==> flow/design.v <==
module SizedFIFO(CLK, RST_N, D_IN, ENQ, FULL_N, D_OUT, DEQ, EMPTY_N, CLR);
   parameter               p1width = 1;  
   parameter               p2depth = 3;
   parameter               p3cntr_width = 1;  
   parameter               guarded = 1;
   localparam              p2depth2 = p2depth -2 ;
   input                   CLK;
   input                   RST_N;
   input                   CLR;
   input [p1width - 1 : 0] D_IN;
   input                   ENQ;
   input                   DEQ;
   output                  FULL_N;
   output                  EMPTY_N;
   output [p1width - 1 : 0] D_OUT;
   reg                      not_ring_full;
   reg                      ring_empty;
   reg [p3cntr_width-1 : 0] head;
   wire [p3cntr_width-1 : 0] next_head;
   reg [p3cntr_width-1 : 0]  tail;
   wire [p3cntr_width-1 : 0] next_tail;
   reg [p1width - 1 : 0]     arr[0: ((p2depth >= 2) ? (p2depth2) : 0)];
   reg [p1width - 1 : 0]     D_OUT;
   reg                       hasodata;
   wire [p3cntr_width-1:0]   depthLess2 = p2depth2[p3cntr_width-1:0] ;
   wire [p3cntr_width-1 : 0] incr_tail;
   wire [p3cntr_width-1 : 0] incr_head;
   assign                    incr_tail = tail + 1'b1 ;
   assign                    incr_head = head + 1'b1 ;
   assign    next_head = (head == depthLess2 ) ? {p3cntr_width{1'b0}} : incr_head ;
   assign    next_tail = (tail == depthLess2 ) ? {p3cntr_width{1'b0}} : incr_tail ;
   assign    EMPTY_N = hasodata;
   assign    FULL_N  = not_ring_full;
   always @(posedge CLK   )
     begin
        if (!RST_N)
          begin
             head <=  {p3cntr_width {1'b0}} ;
             tail <=  {p3cntr_width {1'b0}} ;
             ring_empty <=  1'b1;
             not_ring_full <=  1'b1;
             hasodata <=  1'b0;
          end  
        else
         begin
            if (!CLR && ENQ && ((DEQ && !ring_empty) || (!DEQ && hasodata && not_ring_full)))
              begin
                 arr[tail] <=  D_IN;
              end
            if (CLR)
              begin
                 head <=  {p3cntr_width {1'b0}} ;
                 tail <=  {p3cntr_width {1'b0}} ;
                 ring_empty <=  1'b1;
                 not_ring_full <=  1'b1;
                 hasodata <=  1'b0;
              end  
            else if (DEQ && ENQ )
              begin
                 if (ring_empty)
                   begin
                      D_OUT <=  D_IN;
                   end
                 else
                   begin
                      tail <=  next_tail;
                      D_OUT <=  arr[head];
                      head <=  next_head;
                   end
              end  
            else if ( DEQ )
              begin
                 if (ring_empty)
                   begin
                      hasodata <=  1'b0;
                   end
                 else
                   begin
                      D_OUT <=  arr[head];
                      head <=  next_head;
                      not_ring_full <=  1'b1;
                      ring_empty <=  next_head == tail ;
                   end
              end  
            else if (ENQ)
              begin
                 if (! hasodata)
                   begin
                      D_OUT <=  D_IN;
                      hasodata <=  1'b1;
                   end
                 else if ( not_ring_full )  
                   begin
                      tail <=  next_tail;
                      ring_empty <=  1'b0;
                      not_ring_full <=  ! (next_tail == head) ;
                   end
              end  
         end  
     end  
endmodule
module XbarArbiter(CLK, RST_N, raises, grant, valid);
    parameter N=4;
    input CLK;
    input RST_N;
    input [N-1:0] raises;
    output reg [N-1:0] grant;
    output reg valid;
    function [1:0] gen_grant_carry;
	input c, r, p;
	begin
	    gen_grant_carry[1] = ~r & (c | p);
	    gen_grant_carry[0] = r & (c | p);
	end
    endfunction
    reg [N-1:0] token;
    reg [N-1:0] granted_A;
    reg [N-1:0] granted_B;
    reg carry;
    reg [1:0] gc;
    integer i;
    always@(*) begin
	valid = 1'b0;
	grant = 0;
	carry = 0;
	granted_A = 0;
	granted_B = 0;
	for(i=0; i < N; i=i+1) begin
	    gc = gen_grant_carry(carry, raises[i], token[i]);
	    granted_A[i] = gc[0];
	    carry = gc[1];
	end
	for(i=0; i < N; i=i+1) begin
	    gc = gen_grant_carry(carry, raises[i], token[i]);
	    granted_B[i] = gc[0];
	    carry = gc[1];
	end
	for(i=0; i < N; i=i+1) begin
	    if(granted_A[i] | granted_B[i]) begin
		grant = 0;
		grant[i] = 1'b1;
		valid = 1'b1;
	    end
	end
    end
    always@(posedge CLK) begin
	if(RST_N) token <= {token[N-2:0], token[N-1]};
	else token <= 1;
    end
endmodule
module Xbar(CLK, RST_N,
	    i_valid,
	    i_prio,
	    i_tail,
	    i_dst,
	    i_vc,
	    i_data, 
	    o_valid,
	    o_prio,
	    o_tail,
	    o_dst,
	    o_vc,
	    o_data, 
 	    i_cred,
	    i_cred_valid,
	    o_cred_en
	    );
    parameter N		    = 8;
    parameter NUM_VCS	    = 2;
    parameter CUT	    = 2;
    parameter DATA	    = 32;
    parameter BUFFER_DEPTH  = 8;
    parameter LOG_N	    = (
	N <= 1 ? 0: 
	N <= 2 ? 1: 
	N <= 4 ? 2: 
	N <= 8 ? 3: 
	N <= 16 ? 4: 
	N <= 32 ? 5: 
	N <= 64 ? 6: 
	N <= 128 ? 7: 
	N <= 256 ? 8 : 
	N <= 512 ? 9 : 
	N <= 1024 ? 10 : 
	N <= 2048 ? 11 : 
	N <= 4096 ? 12 : 
	N <= 8192 ? 13 : 
	N <= 16384 ? 14 : -1);
    parameter VC	    = (
	NUM_VCS <= 1 ? 0: 
	NUM_VCS <= 2 ? 1: 
	NUM_VCS <= 4 ? 2: 
	NUM_VCS <= 8 ? 3: 
	NUM_VCS <= 16 ? 4: 
	NUM_VCS <= 32 ? 5: 
	NUM_VCS <= 64 ? 6: 
	NUM_VCS <= 128 ? 7: 
	NUM_VCS <= 256 ? 8 : 
	NUM_VCS <= 512 ? 9 : 
	NUM_VCS <= 1024 ? 10 : 
	NUM_VCS <= 2048 ? 11 : 
	NUM_VCS <= 4096 ? 12 : 
	NUM_VCS <= 8192 ? 13 : 
	NUM_VCS <= 16384 ? 14 : -1); 
    parameter DST	    = (
	N <= 1 ? 0: 
	N <= 2 ? 1: 
	N <= 4 ? 2: 
	N <= 8 ? 3: 
	N <= 16 ? 4: 
	N <= 32 ? 5: 
	N <= 64 ? 6: 
	N <= 128 ? 7: 
	N <= 256 ? 8 : 
	N <= 512 ? 9 : 
	N <= 1024 ? 10 : 
	N <= 2048 ? 11 : 
	N <= 4096 ? 12 : 
	N <= 8192 ? 13 : 
	N <= 16384 ? 14 : -1);
    parameter FLIT_WIDTH    = 1+1+DST+VC+DATA;
    parameter CRED_WIDTH    = (
	BUFFER_DEPTH <= 1 ? 0: 
	BUFFER_DEPTH <= 2 ? 1: 
	BUFFER_DEPTH <= 4 ? 2: 
	BUFFER_DEPTH <= 8 ? 3: 
	BUFFER_DEPTH <= 16 ? 4: 
	BUFFER_DEPTH <= 32 ? 5: 
	BUFFER_DEPTH <= 64 ? 6: 
	BUFFER_DEPTH <= 128 ? 7: 
	BUFFER_DEPTH <= 256 ? 8 : 
	BUFFER_DEPTH <= 512 ? 9 : 
	BUFFER_DEPTH <= 1024 ? 10 : 
	BUFFER_DEPTH <= 2048 ? 11 : 
	BUFFER_DEPTH <= 4096 ? 12 : 
	BUFFER_DEPTH <= 8192 ? 13 : 
	BUFFER_DEPTH <= 16384 ? 14 : -1) + 1;
    input CLK, RST_N;
    input [N-1:0]              i_valid;
    input [N-1:0]              i_prio; 
    input [N-1:0]              i_tail;
    input [N*DST-1:0]          i_dst; 
    input [N*VC-1:0]           i_vc;
    input [N*DATA-1:0]         i_data;
    wire [VC-1:0]              i_vc_arr [N-1:0];
    wire [N-1:0]               f_prio;
    wire [N-1:0]               f_tail;
    wire [DST-1:0]             f_dst [N-1:0];
    wire [VC-1:0]              f_vc [N-1:0];
    wire [DATA-1:0]            f_data [N-1:0];
    wire [N-1:0]               f_elig;
    wire [DST*N-1:0]	       f_dst_flat;
    wire [VC*N-1:0]            f_vc_flat;
    wire [DATA*N-1:0]          f_data_flat;
    output reg [N-1:0]         o_valid;
    output reg [N-1:0]         o_prio;
    output reg [N-1:0]         o_tail;
    output [N*DST-1:0]         o_dst;
    output [N*VC-1:0]          o_vc;
    output [N*DATA-1:0]        o_data;
    reg [DST-1:0]              o_dst_arr [N-1:0];
    reg [VC-1:0]               o_vc_arr [N-1:0];
    reg [DATA-1:0]             o_data_arr [N-1:0];
    output [N*VC-1:0]          i_cred;  
    output reg [N-1:0]         i_cred_valid;  
    reg [VC-1:0]               i_cred_arr [N-1:0];
    input [N-1:0]              o_cred_en;
    wire [N-1:0]               grants [N-1:0];
    wire [N-1:0]               grant_valids;
    reg [N-1:0]                deq_en;
    reg [CRED_WIDTH-1:0]       creds_left [N-1:0];
    genvar i, o, k;
    integer in,out;
    generate
	for(o=0; o < N; o=o+1) begin: arbiters
	    wire [N-1:0] raises;
	    for(k=0; k < N; k=k+1) begin: raisewires
		assign raises[k] = (f_dst[k] == o) && f_elig[k];
	    end
	    XbarArbiter#(.N(N)) arbiter(.CLK(CLK), 
					.RST_N(RST_N),
					.raises(raises),
					.valid(grant_valids[o]),
					.grant(grants[o]));  
	end
    endgenerate
    always@(posedge CLK) begin
	if(RST_N) begin
	    for(in=0; in < N; in=in+1) begin
		if(i_valid[in])
		    i_cred_arr[in] <= i_vc_arr[in];
	    end
	end
	else begin
	    for(in=0; in < N; in=in+1) begin
		i_cred_arr[in]<='hx;
	    end
	end
    end
    for(i=0; i < N; i=i+1) begin: assign_arr
	assign i_vc_arr[i] = i_vc[(i+1)*VC-1:i*VC];
        assign i_cred[(i+1)*VC-1:i*VC] = i_cred_arr[i];
        assign o_dst[(i+1)*DST-1:i*DST] = o_dst_arr[i];
	assign o_vc[(i+1)*VC-1:i*VC] = o_vc_arr[i];
	assign o_data[(i+1)*DATA-1:i*DATA] = o_data_arr[i]; 
    end
    always@(*) begin
	for(in=0; in < N; in=in+1) begin: deqwires
	    deq_en[in] = 1'b0;
	    i_cred_valid[in] = 1'b0;
	    for(out=0; out < N; out=out+1) begin: outer
		if(grant_valids[out] && (grants[out][in] == 1'b1) && (creds_left[out] != 0)) begin
		    deq_en[in] = 1'b1;
		    i_cred_valid[in] = 1'b1;
		end
	    end
	end
    end
    for(i=0; i < N; i=i+1) begin
	assign f_dst_flat[(i+1)*DST-1:i*DST] = f_dst[i];
	assign f_vc_flat[(i+1)*VC-1:i*VC] = f_vc[i];
	assign f_data_flat[(i+1)*DATA-1:i*DATA] = f_data[i];
    end
    for(i=0; i < N; i=i+1) begin: steerwires
	always@(grant_valids[i] or grants[i] or creds_left[i] or f_prio or f_tail or f_dst_flat or f_vc_flat or f_data_flat) begin
	    o_valid[i] = 1'b0;
	    o_prio[i] = 'hx;
	    o_tail[i] = 'hx;
	    o_dst_arr[i] = 'hx;
	    o_vc_arr[i] = 'hx;
	    o_data_arr[i] = 'hx;
	    for(in=0; in < N; in=in+1) begin: innersteer
		if(grant_valids[i] && (grants[i][in] == 1'b1) && (creds_left[i] != 0)) begin
		    o_valid[i] = 1'b1;
		    o_prio[i] = f_prio[in];
		    o_tail[i] = f_tail[in];
		    o_dst_arr[i]  = f_dst[in];
		    o_vc_arr[i]   = f_vc[in];
		    o_data_arr[i] = f_data[in];
		end
	    end
	end
    end
    for(o=0; o < N; o=o+1) begin: output_credits
	always@(posedge CLK) begin
	    if(RST_N) begin
		if((o_cred_en[o] == 1'b0) && (o_valid[o] == 1'b1))
		    creds_left[o] <= creds_left[o] - 1;
		else if((o_cred_en[o] == 1'b1) && (o_valid[o] == 1'b0))
		    creds_left[o] <= creds_left[o] + 1;
	    end
	    else begin
		creds_left[o] <= BUFFER_DEPTH;
	    end
	end
    end
    generate
	for(i=0; i < N; i=i+1) begin: ififos
	    SizedFIFO#(.p1width(FLIT_WIDTH), .p2depth(BUFFER_DEPTH), .p3cntr_width((
	BUFFER_DEPTH <= 1 ? 0: 
	BUFFER_DEPTH <= 2 ? 1: 
	BUFFER_DEPTH <= 4 ? 2: 
	BUFFER_DEPTH <= 8 ? 3: 
	BUFFER_DEPTH <= 16 ? 4: 
	BUFFER_DEPTH <= 32 ? 5: 
	BUFFER_DEPTH <= 64 ? 6: 
	BUFFER_DEPTH <= 128 ? 7: 
	BUFFER_DEPTH <= 256 ? 8 : 
	BUFFER_DEPTH <= 512 ? 9 : 
	BUFFER_DEPTH <= 1024 ? 10 : 
	BUFFER_DEPTH <= 2048 ? 11 : 
	BUFFER_DEPTH <= 4096 ? 12 : 
	BUFFER_DEPTH <= 8192 ? 13 : 
	BUFFER_DEPTH <= 16384 ? 14 : -1))) inQ
		       (.CLK(CLK), 
			.RST_N(RST_N), 
			.D_IN({i_prio[i], i_tail[i], i_dst[(i+1)*DST-1:i*DST], i_vc[(i+1)*VC-1:i*VC], i_data[(i+1)*DATA-1:i*DATA]}),
			.ENQ(i_valid[i]),
			.D_OUT({f_prio[i], f_tail[i], f_dst[i], f_vc[i], f_data[i]}),
			.DEQ(deq_en[i]),
			.EMPTY_N(f_elig[i]),
			.FULL_N(),  
			.CLR(1'b0)  
		      );
	end
    endgenerate
endmodule
Appendix: tool output

Step by step through the tools: Xbar:

Tool output for the design above before and after an edit, in the order of the flow.
"unedited" refers to lines of the RTL above, "edited" to lines of the edited file.
"change": "edited" minus "unedited" as printed here.
Cell names lack the library's common part.
Not given: --

* top: Xbar
* clock input: CLK
* library: sky130hd
* library corner: tt_025C_1v80

The edit:

Unified diff, file above to edited file.
The edit is scripted: it alters the design's behaviour and was not made to optimise anything.

```diff
@@ -44,5 +44,5 @@
         else
          begin
-            if (!CLR && ENQ && ((DEQ && !ring_empty) || (!DEQ && hasodata && not_ring_full)))
+            if (!CLR && ENQ || ((DEQ && !ring_empty) || (!DEQ && hasodata && not_ring_full)))
               begin
                  arr[tail] <=  D_IN;
```

After elaboration:

Yosys after proc, flatten, opt, wreduce and memory -nomap, before mapping. Print and check cells are not counted. Equal cells are merged and count once.
Yosys's memory passes give these memory sizes; they may raise the number of words (mostly to a power of two), join words into wider ones and drop unused or constant bits.

Storage and ports
* clocked read ports x word width: unedited 304, edited 304, change 0
* register bits after elaboration: unedited 480, edited 480, change 0
* input port bits: unedited 322, edited 322, change 0
* bits in writable memories: unedited 2128, edited 2128, change 0
* memories kept: unedited 8, edited 8, change 0

Operators by class
* reductions and logical operators: unedited 408, edited 408, change 0
* add/sub/neg operators: unedited 32, edited 32, change 0
* mux-type cells: unedited 959, edited 959, change 0
* bitwise operators: unedited 520, edited 520, change 0
* eq/ne operators: unedited 144, edited 144, change 0

Memories
* words x width with read and write ports: unedited ififos[0].inQ.arr 7 x 38 bit 1R1W; ififos[1].inQ.arr 7 x 38 bit 1R1W; ififos[2].inQ.arr 7 x 38 bit 1R1W; ififos[3].inQ.arr 7 x 38 bit 1R1W; ififos[4].inQ.arr 7 x 38 bit 1R1W; ififos[5].inQ.arr 7 x 38 bit 1R1W; (+2), edited ififos[0].inQ.arr 7 x 38 bit 1R1W; ififos[1].inQ.arr 7 x 38 bit 1R1W; ififos[2].inQ.arr 7 x 38 bit 1R1W; ififos[3].inQ.arr 7 x 38 bit 1R1W; ififos[4].inQ.arr 7 x 38 bit 1R1W; ififos[5].inQ.arr 7 x 38 bit 1R1W; (+2)

A list marked (+n) leaves out that many cells.

Operator list
* logical AND 1 bit: unedited 248, edited 240, change -8
* logical OR 1 bit: unedited 8, edited 16, change +8
* 2-to-1 mux 1 bit: unedited 583, edited 583, change 0
* bitwise AND 1 bit: unedited 248, edited 248, change 0
* 2-to-1 mux 3 bit: unedited 192, edited 192, change 0
* bitwise OR 1 bit: unedited 184, edited 184, change 0
* NOT 1 bit: unedited 88, edited 88, change 0
* 2-to-1 mux 32 bit: unedited 64, edited 64, change 0
* 2-to-1 mux 38 bit: unedited 64, edited 64, change 0
* nonzero test 2 bit: unedited 64, edited 64, change 0
* == test 3 bit with constant B: unedited 48, edited 48, change 0
* inequality test 2 bit with constant B: unedited 32, edited 32, change 0
* logical NOT 1 bit: unedited 24, edited 24, change 0
* 2-to-1 mux 4 bit: unedited 24, edited 24, change 0
* AND reduction 4 bit: unedited 24, edited 24, change 0
* adder 3 x 1 -> 3 bit with constant B: unedited 16, edited 16, change 0
* == test 3 x 2 -> 1 bit with constant B: unedited 16, edited 16, change 0
* == test 3 bit: unedited 16, edited 16, change 0
* adder 4 x 1 -> 4 bit with constant B: unedited 8, edited 8, change 0
* == test 3 x 1 -> 1 bit with constant B: unedited 8, edited 8, change 0
* logical NOT 3 bit: unedited 8, edited 8, change 0
* 2-to-1 mux 2 bit: unedited 8, edited 8, change 0
* 2-to-1 mux 5 bit: unedited 8, edited 8, change 0
* 2-to-1 mux 6 bit: unedited 8, edited 8, change 0
* 2-to-1 mux 7 bit: unedited 8, edited 8, change 0
* inequality test 2 x 1 -> 1 bit with constant B: unedited 8, edited 8, change 0
* inequality test 3 x 2 -> 1 bit with constant B: unedited 8, edited 8, change 0
* inequality test 3 bit with constant B: unedited 8, edited 8, change 0

Not every row of either side is listed.

Depth:

Depth = most cells in a row (Yosys ltp): at word level without a register or memory, in the mapped netlist without a sequential cell, where the memories' decode and read muxes count.

Logic depth
* depth in word-level cells: unedited 53, edited 53, change 0
* ABC_AREA: unedited 0, edited 0
* mapped depth: unedited 20, edited 22, change +2
* mapped depth without buffers: unedited 18, edited 18, change 0

After synthesis:

The flow's flattened synthesis, as Yosys stat reports it; memories are mapped. The netlist is that of the ABC_AREA named above (0 if unset); the other value can give another one.

Synthesis totals
* mapped flip-flops: unedited 2632, edited 2632, change 0
* cell area after synthesis (um^2): unedited 123065.5, edited 123658.6, change +593.1
* standard cells after synthesis: unedited 9217, edited 9549, change +332
* area of sequential cells (um^2): unedited 77114.0, edited 77114.0, change 0.0

Cells by type
* mux2_2: unedited 312, edited 65, change -247
* nand2_1: unedited 816, edited 987, change +171
* nor2_1: unedited 520, edited 664, change +144
* a221oi_1: unedited 3, edited 132, change +129
* a222oi_1: unedited 194, edited 68, change -126
* o21ai_1: unedited 5, edited 88, change +83
* clkbuf_1: unedited 761, edited 683, change -78
* buf_2: unedited 30, edited 97, change +67
* a211o_1: unedited 47, edited 109, change +62
* nand3_1: unedited 49, edited 101, change +52
* o22a_1: unedited 0, edited 49, change +49
* mux2i_1: unedited 788, edited 835, change +47
* o211ai_1: unedited 139, edited 97, change -42
* a211oi_1: unedited 140, edited 106, change -34
* o221ai_1: unedited 53, edited 19, change -34
* a311oi_1: unedited 4, edited 32, change +28
* a31oi_1: unedited 85, edited 109, change +24
* o31ai_1: unedited 35, edited 12, change -23

Not every row of either side is listed.
The figures by module come from a second, unflattened synthesis with its own total; it is not the netlist above.

Second synthesis, totals
* cells (unflattened synthesis): unedited 11420, edited 11420, change 0
* area total of the unflattened synthesis (um^2): unedited 135477.4, edited 134726.7, change -750.7

Each row is one instance without its submodules.

By module, unedited
* SizedFIFO: cells 716, seq. area 9369.0 um^2, instances 8, area 12622.1 um^2
* Xbar: cells 5044, seq. area 880.8 um^2, instances 1, area 29265.6 um^2
* XbarArbiter (N=8): cells 81, seq. area 160.2 um^2, instances 8, area 654.4 um^2

By module, edited
* SizedFIFO: cells 716, seq. area 9369.0 um^2, instances 8, area 12528.3 um^2
* Xbar: cells 5044, seq. area 880.8 um^2, instances 1, area 29265.6 um^2
* XbarArbiter (N=8): cells 81, seq. area 160.2 um^2, instances 8, area 654.4 um^2

Worst setup path after synthesis:

OpenSTA on the mapped netlist: ideal clock, no wires. The path of least setup slack (recovery checks aside). Input and output delay are each 20% of the period. Register names are those of the netlist, which keeps one name where synthesis merged equal registers.

Timing path after synthesis
* path type: unedited register to register, edited register to register
* start: unedited register ififos[4].inQ.D_OUT[33], edited register ififos[0].inQ.D_OUT[34]
* end: unedited memory ififos[3].inQ.arr[0][0], edited memory ififos[2].inQ.arr[2][0]
* stages on the path: unedited 16, edited 14, change -2
* path buffers: unedited 3, edited 2, change -1
* time at the first pin (ps): unedited 0, edited 0, change 0
* setup time (ps): unedited 542, edited 528, change -14
* setup slack (ps): unedited -248, edited 599, change +847
* arrival (ps): unedited 7707, edited 6873, change -834
* period (ps): unedited 8000, edited 8000, change 0
* path delay (ps): unedited 8249, edited 7401, change -848
* synthesis period reached (ps): unedited 8248, edited 7401, change -847

"path delay" is the arrival time less input delay plus setup time.
"stages on the path": output pins that drive a net of the path, with the launching flip-flop's if there is one; two outputs of one cell count as two.
"synthesis period reached" is the clock period less the worst setup slack; recovery checks do not enter. This is arithmetic on one report: input and output delays are still those of the set period (20% each).
Between the ends stands the longest chain of elaborated cells between them, by number of cells; it is not shown to be the way that was timed. Of several equally long chains one is given.
Each line given opens the expression or statement behind the cell; cells for indexed reads and writes are added by Yosys, which also makes memories of some case tables.
At most two assigning lines are given for a register; there are more.
unedited: Only ways into the end's enable, where the timed path ends, are counted here.

On the way, after synthesis, unedited:
* cell sequence: edfxtp_1 -> or4b_1 -> buf_2 -> a21o_1 -> a2111o_1 -> a311o_1 -> o21ai_0 -> nand3_1 -> nor2b_1 -> nor3b_1 -> and4b_1 -> buf_2 -> inv_1 -> buf_2 -> mux2_2 -> nor4b_1
* cells in the longest elaborated chain: 45

Ends and longest elaborated chain, after synthesis, unedited
* start: declaration: RTL line 15 `output [p1width - 1 : 0] D_OUT;`
* start: assignment: RTL line 67 `D_OUT <=  arr[head];`
* start: assignment: RTL line 79 `D_OUT <=  arr[head];`
* logical NOT 3 bit: RTL line 278 `assign raises[k] = (f_dst[k] == o) && f_elig[k];`
* logical AND 1 bit: RTL line 278
* NOT 1 bit: RTL line 112 `gen_grant_carry[1] = ~r & (c | p);`
* bitwise AND 1 bit: RTL line 112
* bitwise OR 1 bit: RTL line 112
* bitwise AND 1 bit: RTL line 112
* bitwise OR 1 bit: RTL line 112
* [23 not listed]
* 2-to-1 mux 1 bit x8: RTL line 312 `if(grant_valids[out] && (grants[out][in] == 1'b1) && (creds_left[out] != 0)) begin`
* logical NOT 1 bit: RTL line 46 `if (!CLR && ENQ && ((DEQ && !ring_empty) || (!DEQ && hasodata && not_ring_full)))`
* logical AND 1 bit x2: RTL line 46
* logical OR 1 bit: RTL line 46
* logical AND 1 bit: RTL line 46
* 2-to-1 mux 3 bit: RTL line 46
* 2-to-1 mux 3 bit: RTL line 36 `if (!RST_N)`
* end: declaration: RTL line 22 `reg [p1width - 1 : 0]     arr[0: ((p2depth >= 2) ? (p2depth2) : 0)];`

Some nets on the timed path still bear RTL names; the line given drives or declares the net.

Named nets, after synthesis, unedited (RTL line)
* ififos[3].inQ.DEQ: 312

edited: Only ways into the end's enable, where the timed path ends, are counted here.

On the way, after synthesis, edited:
* cell sequence: edfxtp_1 -> or4b_4 -> o211ai_2 -> nand3b_1 -> a2111oi_4 -> nor3b_1 -> or4b_1 -> clkbuf_1 -> o2111ai_1 -> nor4bb_1 -> buf_4 -> mux2i_1 -> nor2_1 -> nor4_1
* cells in the longest elaborated chain: 53

Ends and longest elaborated chain, after synthesis, edited
* start: declaration: RTL line 15 `output [p1width - 1 : 0] D_OUT;`
* start: assignment: RTL line 67 `D_OUT <=  arr[head];`
* start: assignment: RTL line 79 `D_OUT <=  arr[head];`
* logical NOT 3 bit: RTL line 278 `assign raises[k] = (f_dst[k] == o) && f_elig[k];`
* logical AND 1 bit: RTL line 278
* NOT 1 bit: RTL line 112 `gen_grant_carry[1] = ~r & (c | p);`
* bitwise AND 1 bit: RTL line 112
* bitwise OR 1 bit: RTL line 112
* bitwise AND 1 bit: RTL line 112
* bitwise OR 1 bit: RTL line 112
* [29 not listed]
* logical AND 1 bit x2: RTL line 312 `if(grant_valids[out] && (grants[out][in] == 1'b1) && (creds_left[out] != 0)) begin`
* 2-to-1 mux 1 bit x8: RTL line 312
* logical NOT 1 bit: RTL line 46 `if (!CLR && ENQ || ((DEQ && !ring_empty) || (!DEQ && hasodata && not_ring_full)))`
* logical AND 1 bit x2: RTL line 46
* logical OR 1 bit x2: RTL line 46
* 2-to-1 mux 3 bit: RTL line 46
* 2-to-1 mux 3 bit: RTL line 36 `if (!RST_N)`
* end: declaration: RTL line 22 `reg [p1width - 1 : 0]     arr[0: ((p2depth >= 2) ? (p2depth2) : 0)];`

Path in the finished layout:

From the final timing report of each run of pair A: the path of least setup slack in the routed layout; clock arrival at registers is part of the times.
The report prints the path's times to 10 ps; the period is as set.

Timing path after layout
* path type: unedited register to output, edited register to output
* start: unedited register ififos[1].inQ.D_OUT[33], edited register ififos[6].inQ.D_OUT[34]
* end: unedited output o_data[207], edited output o_data[20]
* period (ps): unedited 7950, edited 7950, change 0
* setup slack (ps): unedited 130, edited 120, change -10
* output delay (ps): unedited 1590, edited 1590, change 0
* arrival (ps): unedited 6230, edited 6240, change +10
* time at the first pin (ps): unedited 920, edited 920, change 0
* stages on the path: unedited 14, edited 12, change -2
* path buffers: unedited 3, edited 3, change 0

Between the ends stands the longest chain of elaborated cells between them, by number of cells; it is not shown to be the way that was timed. Of several equally long chains one is given.
At most two assigning lines are given for a register; there are more.

On the way, after layout, unedited:
* cell sequence: edfxtp_1 -> nand4b_1 -> o211ai_1 -> o211ai_1 -> a211oi_2 -> o22ai_2 -> or2_1 -> nand4bb_4 -> buf_4 -> nand2_1 -> o211ai_1 -> a31oi_2 -> buf_4 -> clkdlybuf4s50_1
* cells in the longest elaborated chain: 44

Ends and longest elaborated chain, after layout, unedited
* start: declaration: RTL line 15 `output [p1width - 1 : 0] D_OUT;`
* start: assignment: RTL line 67 `D_OUT <=  arr[head];`
* start: assignment: RTL line 79 `D_OUT <=  arr[head];`
* == test 3 bit: RTL line 278 `assign raises[k] = (f_dst[k] == o) && f_elig[k];`
* logical AND 1 bit: RTL line 278
* NOT 1 bit: RTL line 112 `gen_grant_carry[1] = ~r & (c | p);`
* bitwise AND 1 bit: RTL line 112
* bitwise OR 1 bit: RTL line 112
* bitwise AND 1 bit: RTL line 112
* bitwise OR 1 bit: RTL line 112
* [22 not listed]
* bitwise AND 1 bit: RTL line 112
* bitwise OR 1 bit: RTL line 113 `gen_grant_carry[0] = r & (c | p);`
* bitwise AND 1 bit: RTL line 113
* bitwise OR 1 bit: RTL line 139 `if(granted_A[i] | granted_B[i]) begin`
* 2-to-1 mux 1 bit: RTL line 139
* logical AND 1 bit x2: RTL line 333 `if(grant_valids[i] && (grants[i][in] == 1'b1) && (creds_left[i] != 0)) begin`
* 2-to-1 mux 32 bit x8: RTL line 333
* end: declaration: RTL line 260 `output [N*DATA-1:0]        o_data;`

On the way, after layout, edited:
* cell sequence: edfxtp_1 -> or4b_1 -> o2111a_1 -> a2111oi_4 -> nor3b_1 -> or4_2 -> buf_4 -> buf_4 -> nor2_1 -> a211oi_1 -> o21ai_1 -> clkdlybuf4s50_1
* cells in the longest elaborated chain: 34

Ends and longest elaborated chain, after layout, edited
* start: declaration: RTL line 15 `output [p1width - 1 : 0] D_OUT;`
* start: assignment: RTL line 67 `D_OUT <=  arr[head];`
* start: assignment: RTL line 79 `D_OUT <=  arr[head];`
* logical NOT 3 bit: RTL line 278 `assign raises[k] = (f_dst[k] == o) && f_elig[k];`
* logical AND 1 bit: RTL line 278
* NOT 1 bit: RTL line 112 `gen_grant_carry[1] = ~r & (c | p);`
* bitwise AND 1 bit: RTL line 112
* bitwise OR 1 bit: RTL line 112
* bitwise AND 1 bit: RTL line 112
* bitwise OR 1 bit: RTL line 112
* [12 not listed]
* bitwise AND 1 bit: RTL line 112
* bitwise OR 1 bit: RTL line 113 `gen_grant_carry[0] = r & (c | p);`
* bitwise AND 1 bit: RTL line 113
* bitwise OR 1 bit: RTL line 139 `if(granted_A[i] | granted_B[i]) begin`
* 2-to-1 mux 1 bit: RTL line 139
* logical AND 1 bit x2: RTL line 333 `if(grant_valids[i] && (grants[i][in] == 1'b1) && (creds_left[i] != 0)) begin`
* 2-to-1 mux 32 bit x8: RTL line 333
* end: declaration: RTL line 260 `output [N*DATA-1:0]        o_data;`

Flow runs:

Both versions went through the flow (Yosys, OpenROAD) with the same settings in each pair. Constraints: input delay and output delay 20% of the set period each, output load 0.01 pF.

Settings, pair A:
* CELL_PAD_IN_SITES_DETAIL_PLACEMENT: 1
* CELL_PAD_IN_SITES_GLOBAL_PLACEMENT: 2
* CORE_UTILIZATION: 30
* PLACE_DENSITY: 0.45
* period_ns: 7.95
* CAP_MARGIN: 20
* CORE_MARGIN: 2
* SLEW_MARGIN: 20

Results, pair A
* post-synthesis cell area (um^2): unedited 123065.5, edited 123658.6, change +593.1
* worst setup slack after layout (ps): unedited 135, edited 119, change -16
* overall power (mW): unedited 38.817, edited 39.173, change +0.356
* overall die area (um^2): unedited 415354.0, edited 417348.0, change +1994.0
* post-route utilization: unedited 0.364, edited 0.364, change 0.000
* worst-case hold slack (ps): unedited 438, edited 449, change +11
* total negative slack on setup checks (ps): unedited 0, edited 0, change 0

"overall power" is the tool's figure for a default switching activity; nothing was simulated.
